==> flow/design.v <==
module adc_interface (
    input wire clk,
    input wire rst_n,
    input wire [11:0] adc_data,
    input wire adc_valid,
    output reg [11:0] voltage_fb,
    output reg data_ready
);
    always @(posedge clk or negedge rst_n) begin
        if (!rst_n) begin
            voltage_fb <= 12'd0;
            data_ready <= 1'b0;
        end else begin
            if (adc_valid) begin
                voltage_fb <= adc_data;
                data_ready <= 1'b1;
            end else begin
                data_ready <= 1'b0;
            end
        end
    end
endmodule
module pid_controller #(
    parameter DATA_WIDTH = 12,
    parameter KP = 16'd100,
    parameter KI = 16'd10,
    parameter KD = 16'd5,
    parameter SETPOINT = 12'd2048
)(
    input wire clk,
    input wire rst_n,
    input wire [DATA_WIDTH-1:0] feedback,
    input wire fb_valid,
    output reg [9:0] control_out,
    output reg out_valid
);
    reg signed [DATA_WIDTH:0] error;
    reg signed [DATA_WIDTH:0] prev_error;
    reg signed [31:0] integral;
    reg signed [DATA_WIDTH:0] derivative;
    reg signed [31:0] p_term, i_term, d_term;
    reg signed [31:0] pid_sum;
    always @(posedge clk or negedge rst_n) begin
        if (!rst_n) begin
            error <= 0;
            prev_error <= 0;
            integral <= 0;
            derivative <= 0;
            p_term <= 0;
            i_term <= 0;
            d_term <= 0;
            pid_sum <= 0;
            control_out <= 10'd512;
            out_valid <= 1'b0;
        end else if (fb_valid) begin
            error <= SETPOINT - feedback;
            prev_error <= error;
            if (integral + error > 32'sd100000)
                integral <= 32'sd100000;
            else if (integral + error < -32'sd100000)
                integral <= -32'sd100000;
            else
                integral <= integral + error;
            derivative <= error - prev_error;
            p_term <= ($signed({16'd0, KP}) * error) >>> 8;
            i_term <= ($signed({16'd0, KI}) * integral) >>> 16;
            d_term <= ($signed({16'd0, KD}) * derivative) >>> 8;
            pid_sum <= p_term + i_term + d_term + 32'sd512;
            if (pid_sum > 32'sd1023)
                control_out <= 10'd1023;
            else if (pid_sum < 32'sd0)
                control_out <= 10'd0;
            else
                control_out <= pid_sum[9:0];
            out_valid <= 1'b1;
        end else begin
            out_valid <= 1'b0;
        end
    end
endmodule
module pwm_generator #(
    parameter CLK_FREQ = 100_000_000,
    parameter PWM_FREQ = 100_000,
    parameter PWM_RESOLUTION = 10
)(
    input wire clk,
    input wire rst_n,
    input wire [PWM_RESOLUTION-1:0] duty_cycle,
    output reg pwm_out
);
    localparam COUNTER_MAX = CLK_FREQ / PWM_FREQ;
    reg [$clog2(COUNTER_MAX)-1:0] counter;
    reg [PWM_RESOLUTION-1:0] duty_reg;
    reg [PWM_RESOLUTION-1:0] compare_val;
    always @(posedge clk or negedge rst_n) begin
        if (!rst_n) begin
            counter <= 0;
            duty_reg <= 0;
            compare_val <= 0;
            pwm_out <= 1'b0;
        end else begin
            if (counter < COUNTER_MAX - 1) begin
                counter <= counter + 1;
            end else begin
                counter <= 0;
                duty_reg <= duty_cycle;
            end
            compare_val <= (duty_reg * COUNTER_MAX) >> PWM_RESOLUTION;
            pwm_out <= (counter < compare_val) ? 1'b1 : 1'b0;
        end
    end
endmodule
module buck_converter_top #(
    parameter CLK_FREQ = 100_000_000,
    parameter PWM_FREQ = 100_000,
    parameter V_REF = 12'd2048,
    parameter KP = 16'd100,
    parameter KI = 16'd10,
    parameter KD = 16'd5
)(
    input wire clk,
    input wire rst_n,
    input wire [11:0] adc_data,
    input wire adc_valid,
    output wire pwm_out,
    output wire [11:0] voltage_monitor,
    output wire [9:0] duty_cycle_monitor
);
    wire [11:0] voltage_fb;
    wire adc_ready;
    wire [9:0] duty_cycle;
    wire pid_valid;
    adc_interface adc_if (
        .clk(clk),
        .rst_n(rst_n),
        .adc_data(adc_data),
        .adc_valid(adc_valid),
        .voltage_fb(voltage_fb),
        .data_ready(adc_ready)
    );
    pid_controller #(
        .DATA_WIDTH(12),
        .KP(KP),
        .KI(KI),
        .KD(KD),
        .SETPOINT(V_REF)
    ) pid_ctrl (
        .clk(clk),
        .rst_n(rst_n),
        .feedback(voltage_fb),
        .fb_valid(adc_ready),
        .control_out(duty_cycle),
        .out_valid(pid_valid)
    );
    pwm_generator #(
        .CLK_FREQ(CLK_FREQ),
        .PWM_FREQ(PWM_FREQ),
        .PWM_RESOLUTION(10)
    ) pwm_gen (
        .clk(clk),
        .rst_n(rst_n),
        .duty_cycle(duty_cycle),
        .pwm_out(pwm_out)
    );
    assign voltage_monitor = voltage_fb;
    assign duty_cycle_monitor = duty_cycle;
endmodule
Step by step through the tools: buck_converter_top
What the tools print for buck_converter_top, step after step.
Line numbers count from 1 in the design file above.
Cell names lack the library's common part.
{"block": "design", "design": "buck_converter_top", "clock": "clk", "cell_library": "sky130hd", "lib_corner": "tt_025C_1v80"}

Word-level counts
Source: Yosys, flattened and elaborated, memories not mapped. Widths are those after wreduce; folded enables and synchronous resets count as part of the registers. Registers that Yosys merges into a memory's read port (data or address) are not register bits. Print and check cells do not count. Equal cells are merged and count once.
{"block": "word_totals", "reg_bits": 195, "latchBits": 0, "ramBits": 0, "romBits": 0, "clocked_rd_ports_x_width": 0, "mem_count": 0, "inputBits": 15, "word_cells": 39}
{"block": "op_classes", "add_sub_neg": 7, "n_mul": 4, "n_div": 0, "cmp": 6, "n_eq": 0, "shift": 0, "muxes": 7, "bitwise": 0, "reduce_logical": 0}
{"block": "ops", "cell": "multiplier 4 x 32 -> 31 bit with constant A", "n": 1}
{"block": "ops", "cell": "multiplier 10 x 7 -> 17 bit with constant B", "n": 1}
{"block": "ops", "cell": "multiplier 6 x 13 -> 19 bit with constant A", "n": 1}
{"block": "ops", "cell": "multiplier 4 x 13 -> 17 bit with constant A", "n": 1}
{"block": "ops", "cell": "two-way mux 32 bit", "n": 2}
{"block": "ops", "cell": "less-than comparator 32 x 1 -> 1 bit with constant B", "n": 1}
{"block": "ops", "cell": "adder 32 x 11 -> 32 bit with constant B", "n": 1}
{"block": "ops", "cell": "> comparator 32 x 11 -> 1 bit with constant B", "n": 1}
{"block": "ops", "cell": "adder 32 x 13 -> 32 bit", "n": 1}
{"block": "ops", "cell": "> comparator 32 x 18 -> 1 bit with constant B", "n": 1}
{"block": "ops", "cell": "less-than comparator 32 x 18 -> 1 bit with constant B", "n": 1}
{"block": "ops", "cell": "two-way mux 10 bit", "n": 3}
{"block": "ops", "cell": "adder 17 x 9 -> 18 bit", "n": 1}
{"block": "ops", "cell": "adder 13 x 16 -> 17 bit", "n": 1}
{"block": "ops", "cell": "subtractor 12 x 12 -> 13 bit with constant A", "n": 1}
{"block": "ops", "cell": "subtractor 13 bit", "n": 1}
{"block": "ops", "cell": "adder 10 x 1 -> 10 bit with constant B", "n": 1}
{"block": "ops", "cell": "less-than comparator 10 bit", "n": 1}
{"block": "ops", "cell": "less-than comparator 10 bit with constant B", "n": 1}
{"block": "ops", "cell": "two-way mux 1 bit", "n": 2}

Depth
Depth = most cells in a row (Yosys ltp): at word level without a register or memory, in the mapped netlist without a sequential cell, where the memories' decode and read muxes count.
{"block": "logic_depth", "word_depth": 4, "ABC_AREA": 0, "mapped_depth": 18}

After synthesis
The flow's flattened synthesis, as Yosys stat reports it; memories are mapped. The netlist is that of the ABC_AREA named above (0 if unset); the other value can give another one.
{"block": "types", "cell": "dfrtp_1", "n": 191, "area_total_um2": 4.78E+03}
{"block": "types", "cell": "ha_1", "n": 226, "area_total_um2": 2.83E+03}
{"block": "types", "cell": "fa_1", "n": 59, "area_total_um2": 1.18E+03}
{"block": "types", "cell": "xnor2_1", "n": 80, "area_total_um2": 700.672}
{"block": "types", "cell": "mux2_2", "n": 55, "area_total_um2": 619.344}
{"block": "types", "cell": "inv_1", "n": 162, "area_total_um2": 608.083}
{"block": "types", "cell": "o21ai_0", "n": 103, "area_total_um2": 515.494}
{"block": "types", "cell": "nor2_1", "n": 127, "area_total_um2": 476.707}
{"block": "types", "cell": "a21oi_1", "n": 77, "area_total_um2": 385.37}
{"block": "types", "cell": "nand2_1", "n": 100, "area_total_um2": 375.36}
{"block": "types", "cell": "a21o_1", "n": 37, "area_total_um2": 277.766}
{"block": "types", "cell": "xor2_1", "n": 31, "area_total_um2": 271.51}
{"block": "types", "cell": "o31ai_1", "n": 22, "area_total_um2": 165.158}
{"block": "types", "cell": "nand3_1", "n": 32, "area_total_um2": 160.154}
{"block": "types", "cell": "clkbuf_1", "n": 38, "area_total_um2": 142.637}
{"block": "types", "cell": "nor3_1", "n": 27, "area_total_um2": 135.13}
{"block": "types", "cell": "o21a_1", "n": 18, "area_total_um2": 135.13}
{"block": "types", "cell": "nor2b_1", "n": 18, "area_total_um2": 112.608}
Other cell types: 62; their cells: 242.
{"block": "mapped", "mapped_cells": 1645, "mapped_area_um2": 15766.4, "seqArea_um2": 4805.9, "ff_cells": 192, "buffers": 53}
The figures by module come from a second, unflattened synthesis with its own total; it is not the netlist above.
{"block": "unflattened", "cells_unflattened": 1599, "hier_area_um2": 15523.6}
Rows give one instance, submodules left out.
{"block": "by_module", "mod": "pid_controller", "instances": 1, "cells": 1277, "mod_area_um2": 12045.3}
{"block": "by_module", "mod": "pwm_generator", "instances": 1, "cells": 296, "mod_area_um2": 2969.1}
{"block": "by_module", "mod": "adc_interface", "instances": 1, "cells": 26, "mod_area_um2": 509.2}
{"block": "by_module", "mod": "buck_converter_top", "instances": 1, "cells": 0, "mod_area_um2": 0.0}

Path before layout
Source: OpenSTA report_checks on the synthesized netlist (no wires, ideal clock, input and output delay 20% of the period each), path of least setup slack; recovery checks are left aside. Register names are those of the netlist, which keeps one name where synthesis merged equal registers.
{"block": "synth_timing", "path_kind": "flip-flop to flip-flop", "start": "register pid_ctrl.error[12]", "end": "register pid_ctrl.integral[4]", "clock_period_ns": 10.0, "setup_time_ns": 0.096, "launch_ns": 0.000, "arrival_ns": 4.287, "required_ns": 9.904, "slack_ns": 5.617, "delay_ns": 4.383, "stages": 18, "period_less_setup_slack_ns": 4.383}
"delay_ns" is the arrival time less input delay plus setup time.
"stages": output pins that drive a net of the path, with the launching flip-flop's if there is one; two outputs of one cell count as two.
"period_less_setup_slack_ns" = period - worst setup slack (recovery checks aside). The figure is calculated, with input and output delays left at 20% of the set period.
The rows between start and end are the longest chain of elaborated cells between them; the timing report does not say that the signal goes this way. Where chains are equally long, one stands for them.
A line is the first line of the expression or statement that the cell stems from. Yosys adds cells for indexed reads and writes and turns some case tables into memories.
At most two assigning lines are given for a register; there are more.
{"block": "synth_via", "path_cell_list": "dfrtp_1 > ha_1 > buf_4 > and3_4 > and2_4 > a221oi_2 > o22ai_1 > a21o_1 > a221oi_4 > a211o_1 > nand2_1 > a2111oi_0 > nand4_1 > ha_1 > nor2_1 > clkbuf_1 > a32oi_1 > o31ai_1", "elab_chain_len": 4}
{"block": "synth_lines", "element": "start: declaration", "line": 37, "text": "reg signed [DATA_WIDTH:0] error;"}
{"block": "synth_lines", "element": "start: assignment", "line": 45, "text": "error <= 0;"}
{"block": "synth_lines", "element": "start: assignment", "line": 56, "text": "error <= SETPOINT - feedback;"}
{"block": "synth_lines", "element": "adder 32 x 13 -> 32 bit", "line": 60, "text": "else if (integral + error < -32'sd100000)"}
{"block": "synth_lines", "element": "less-than comparator 32 x 18 -> 1 bit", "line": 60}
{"block": "synth_lines", "element": "two-way mux 32 bit", "line": 60}
{"block": "synth_lines", "element": "two-way mux 32 bit", "line": 58, "text": "if (integral + error > 32'sd100000)"}
{"block": "synth_lines", "element": "end: assignment", "line": 61, "text": "integral <= -32'sd100000;"}
{"block": "synth_lines", "element": "end: assignment", "line": 63, "text": "integral <= integral + error;"}
{"block": "synth_lines", "element": "end: declaration", "line": 39, "text": "reg signed [31:0] integral;"}

Worst path after layout
Path of least setup slack in the final report of entry A (OpenROAD, finished layout, wires in). Where an end is a register, its clock arrival counts in the times.
{"block": "layout_timing", "path_kind": "flip-flop to flip-flop", "start": "register pid_ctrl.error[0]", "end": "register pid_ctrl.integral[9]", "clock_period_ns": 6.32, "setup_time_ns": 0.11, "launch_ns": 0.47, "arrival_ns": 5.23, "required_ns": 6.68, "slack_ns": 1.45, "stages": 16}
The rows between start and end are the longest chain of elaborated cells between them; the timing report does not say that the signal goes this way. Where chains are equally long, one stands for them.
At most two assigning lines are given for a register; there are more.
{"block": "layout_via", "path_cell_list": "dfrtp_1 > ha_1 > fa_1 > a211oi_2 > o21ai_0 > and3_1 > nor2_1 > nor2b_1 > xnor2_1 > nand4_1 > a2111oi_0 > nand4_1 > ha_1 > nand2b_1 > nor2_1 > a211o_1", "elab_chain_len": 4}
{"block": "layout_lines", "element": "start: declaration", "line": 37, "text": "reg signed [DATA_WIDTH:0] error;"}
{"block": "layout_lines", "element": "start: assignment", "line": 45, "text": "error <= 0;"}
{"block": "layout_lines", "element": "start: assignment", "line": 56, "text": "error <= SETPOINT - feedback;"}
{"block": "layout_lines", "element": "adder 32 x 13 -> 32 bit", "line": 60, "text": "else if (integral + error < -32'sd100000)"}
{"block": "layout_lines", "element": "less-than comparator 32 x 18 -> 1 bit", "line": 60}
{"block": "layout_lines", "element": "two-way mux 32 bit", "line": 60}
{"block": "layout_lines", "element": "two-way mux 32 bit", "line": 58, "text": "if (integral + error > 32'sd100000)"}
{"block": "layout_lines", "element": "end: assignment", "line": 61, "text": "integral <= -32'sd100000;"}
{"block": "layout_lines", "element": "end: assignment", "line": 63, "text": "integral <= integral + error;"}
{"block": "layout_lines", "element": "end: declaration", "line": 39, "text": "reg signed [31:0] integral;"}

Ticket comment

Measured data: module buck_converter_top, platform sky130hd, 5 stored runs of the flow under differing settings, order arbitrary. Input and output delays are each 20% of the period that was set; the output load is 0.01 pF.
By "period_reached_ns" is meant the clock period of the run minus its worst setup slack. This is arithmetic on one report: input and output delays are still those of the set period (20% each).
By "worst_setup_path_time_ns" is meant the share of the clock period that the worst setup path is allowed (20% is reserved at inputs, 20% at outputs), minus its slack. Clock arrival times at its registers enter into it.

{"run": "entry A", "settings": { "ABC_AREA": 0, "CAP_MARGIN": 30, "CELL_PAD_IN_SITES_DETAIL_PLACEMENT": 1, "CORE_ASPECT_RATIO": 1.36, "CORE_UTILIZATION": 28, "CTS_CLUSTER_DIAMETER": 230, "GPL_ROUTABILITY_DRIVEN": 1, "MAX_ROUTING_LAYER": "met5", "MIN_ROUTING_LAYER": "met2", "PLACE_DENSITY_LB_ADDON": 0.01, "SETUP_SLACK_MARGIN": 0.18, "period_ns": 6.32, "CORE_MARGIN": 2, "SLEW_MARGIN": 20 }, "results": { "ys_area_um2": 15766.4, "design.die.area_um2": 58244.5, "final_cell_area_um2": 17536.8, "util_frac": 0.315, "setup_worst_slack_ns": 1.454, "setup_tns_ns": 0.000, "ws_hold_ns": 0.488, "period_reached_ns": 4.866, "worst_setup_path_time_ns": 4.87, "worst_path_kind": "flip-flop to flip-flop" }}
{"run": "entry B", "settings": { "ABC_AREA": 1, "CAP_MARGIN": 5, "CORE_ASPECT_RATIO": 0.83, "CORE_UTILIZATION": 63, "MIN_ROUTING_LAYER": "met1", "PLACE_DENSITY_LB_ADDON": 0.22, "SETUP_SLACK_MARGIN": 2.01, "SLEW_MARGIN": 40, "period_ns": 7.51, "CORE_MARGIN": 2 }, "results": { "ys_area_um2": 16864.9, "design.die.area_um2": 28100.3, "final_cell_area_um2": 18126.1, "util_frac": 0.69, "setup_worst_slack_ns": 3.166, "setup_tns_ns": 0.000, "ws_hold_ns": 0.475, "period_reached_ns": 4.344, "worst_setup_path_time_ns": 4.34, "worst_path_kind": "flip-flop to flip-flop" }}
{"run": "entry C", "settings": { "CELL_PAD_IN_SITES_DETAIL_PLACEMENT": 2, "CORE_UTILIZATION": 22, "CTS_CLUSTER_SIZE": 28, "GPL_TIMING_DRIVEN": 0, "MAX_ROUTING_LAYER": "met4", "SETUP_SLACK_MARGIN": 0.22, "period_ns": 6.04, "CAP_MARGIN": 20, "CORE_MARGIN": 2, "SLEW_MARGIN": 20 }, "results": { "ys_area_um2": 15766.4, "design.die.area_um2": 73823.6, "final_cell_area_um2": 17972.2, "util_frac": 0.252, "setup_worst_slack_ns": 0.644, "setup_tns_ns": 0.000, "ws_hold_ns": 0.517, "period_reached_ns": 5.396, "worst_setup_path_time_ns": 5.40, "worst_path_kind": "flip-flop to flip-flop" }}
{"run": "entry D", "settings": { "CAP_MARGIN": 10, "CELL_PAD_IN_SITES_DETAIL_PLACEMENT": 1, "CELL_PAD_IN_SITES_GLOBAL_PLACEMENT": 0, "CORE_MARGIN": 9, "CORE_UTILIZATION": 33, "CTS_CLUSTER_DIAMETER": 56, "CTS_CLUSTER_SIZE": 80, "GPL_ROUTABILITY_DRIVEN": 1, "GPL_TIMING_DRIVEN": 1, "HOLD_SLACK_MARGIN": 0.26, "MAX_ROUTING_LAYER": "met4", "SETUP_SLACK_MARGIN": 0.25, "SLEW_MARGIN": 40, "TNS_END_PERCENT": 10, "period_ns": 6.18 }, "results": { "ys_area_um2": 15766.4, "design.die.area_um2": 55970.1, "final_cell_area_um2": 17340.4, "util_frac": 0.37, "setup_worst_slack_ns": 1.397, "setup_tns_ns": 0.000, "ws_hold_ns": 0.487, "period_reached_ns": 4.783, "worst_setup_path_time_ns": 4.78, "worst_path_kind": "flip-flop to flip-flop" }}
{"run": "entry E", "settings": { "ABC_AREA": 1, "CAP_MARGIN": 5, "CELL_PAD_IN_SITES_GLOBAL_PLACEMENT": 3, "CORE_UTILIZATION": 40, "MIN_ROUTING_LAYER": "met2", "SLEW_MARGIN": 5, "period_ns": 10.0, "CORE_MARGIN": 2 }, "results": { "ys_area_um2": 16864.9, "design.die.area_um2": 43821.1, "final_cell_area_um2": 18413.9, "util_frac": 0.441, "setup_worst_slack_ns": 5.675, "setup_tns_ns": 0.000, "ws_hold_ns": 0.481, "period_reached_ns": 4.325, "worst_setup_path_time_ns": 4.33, "worst_path_kind": "flip-flop to flip-flop" }}
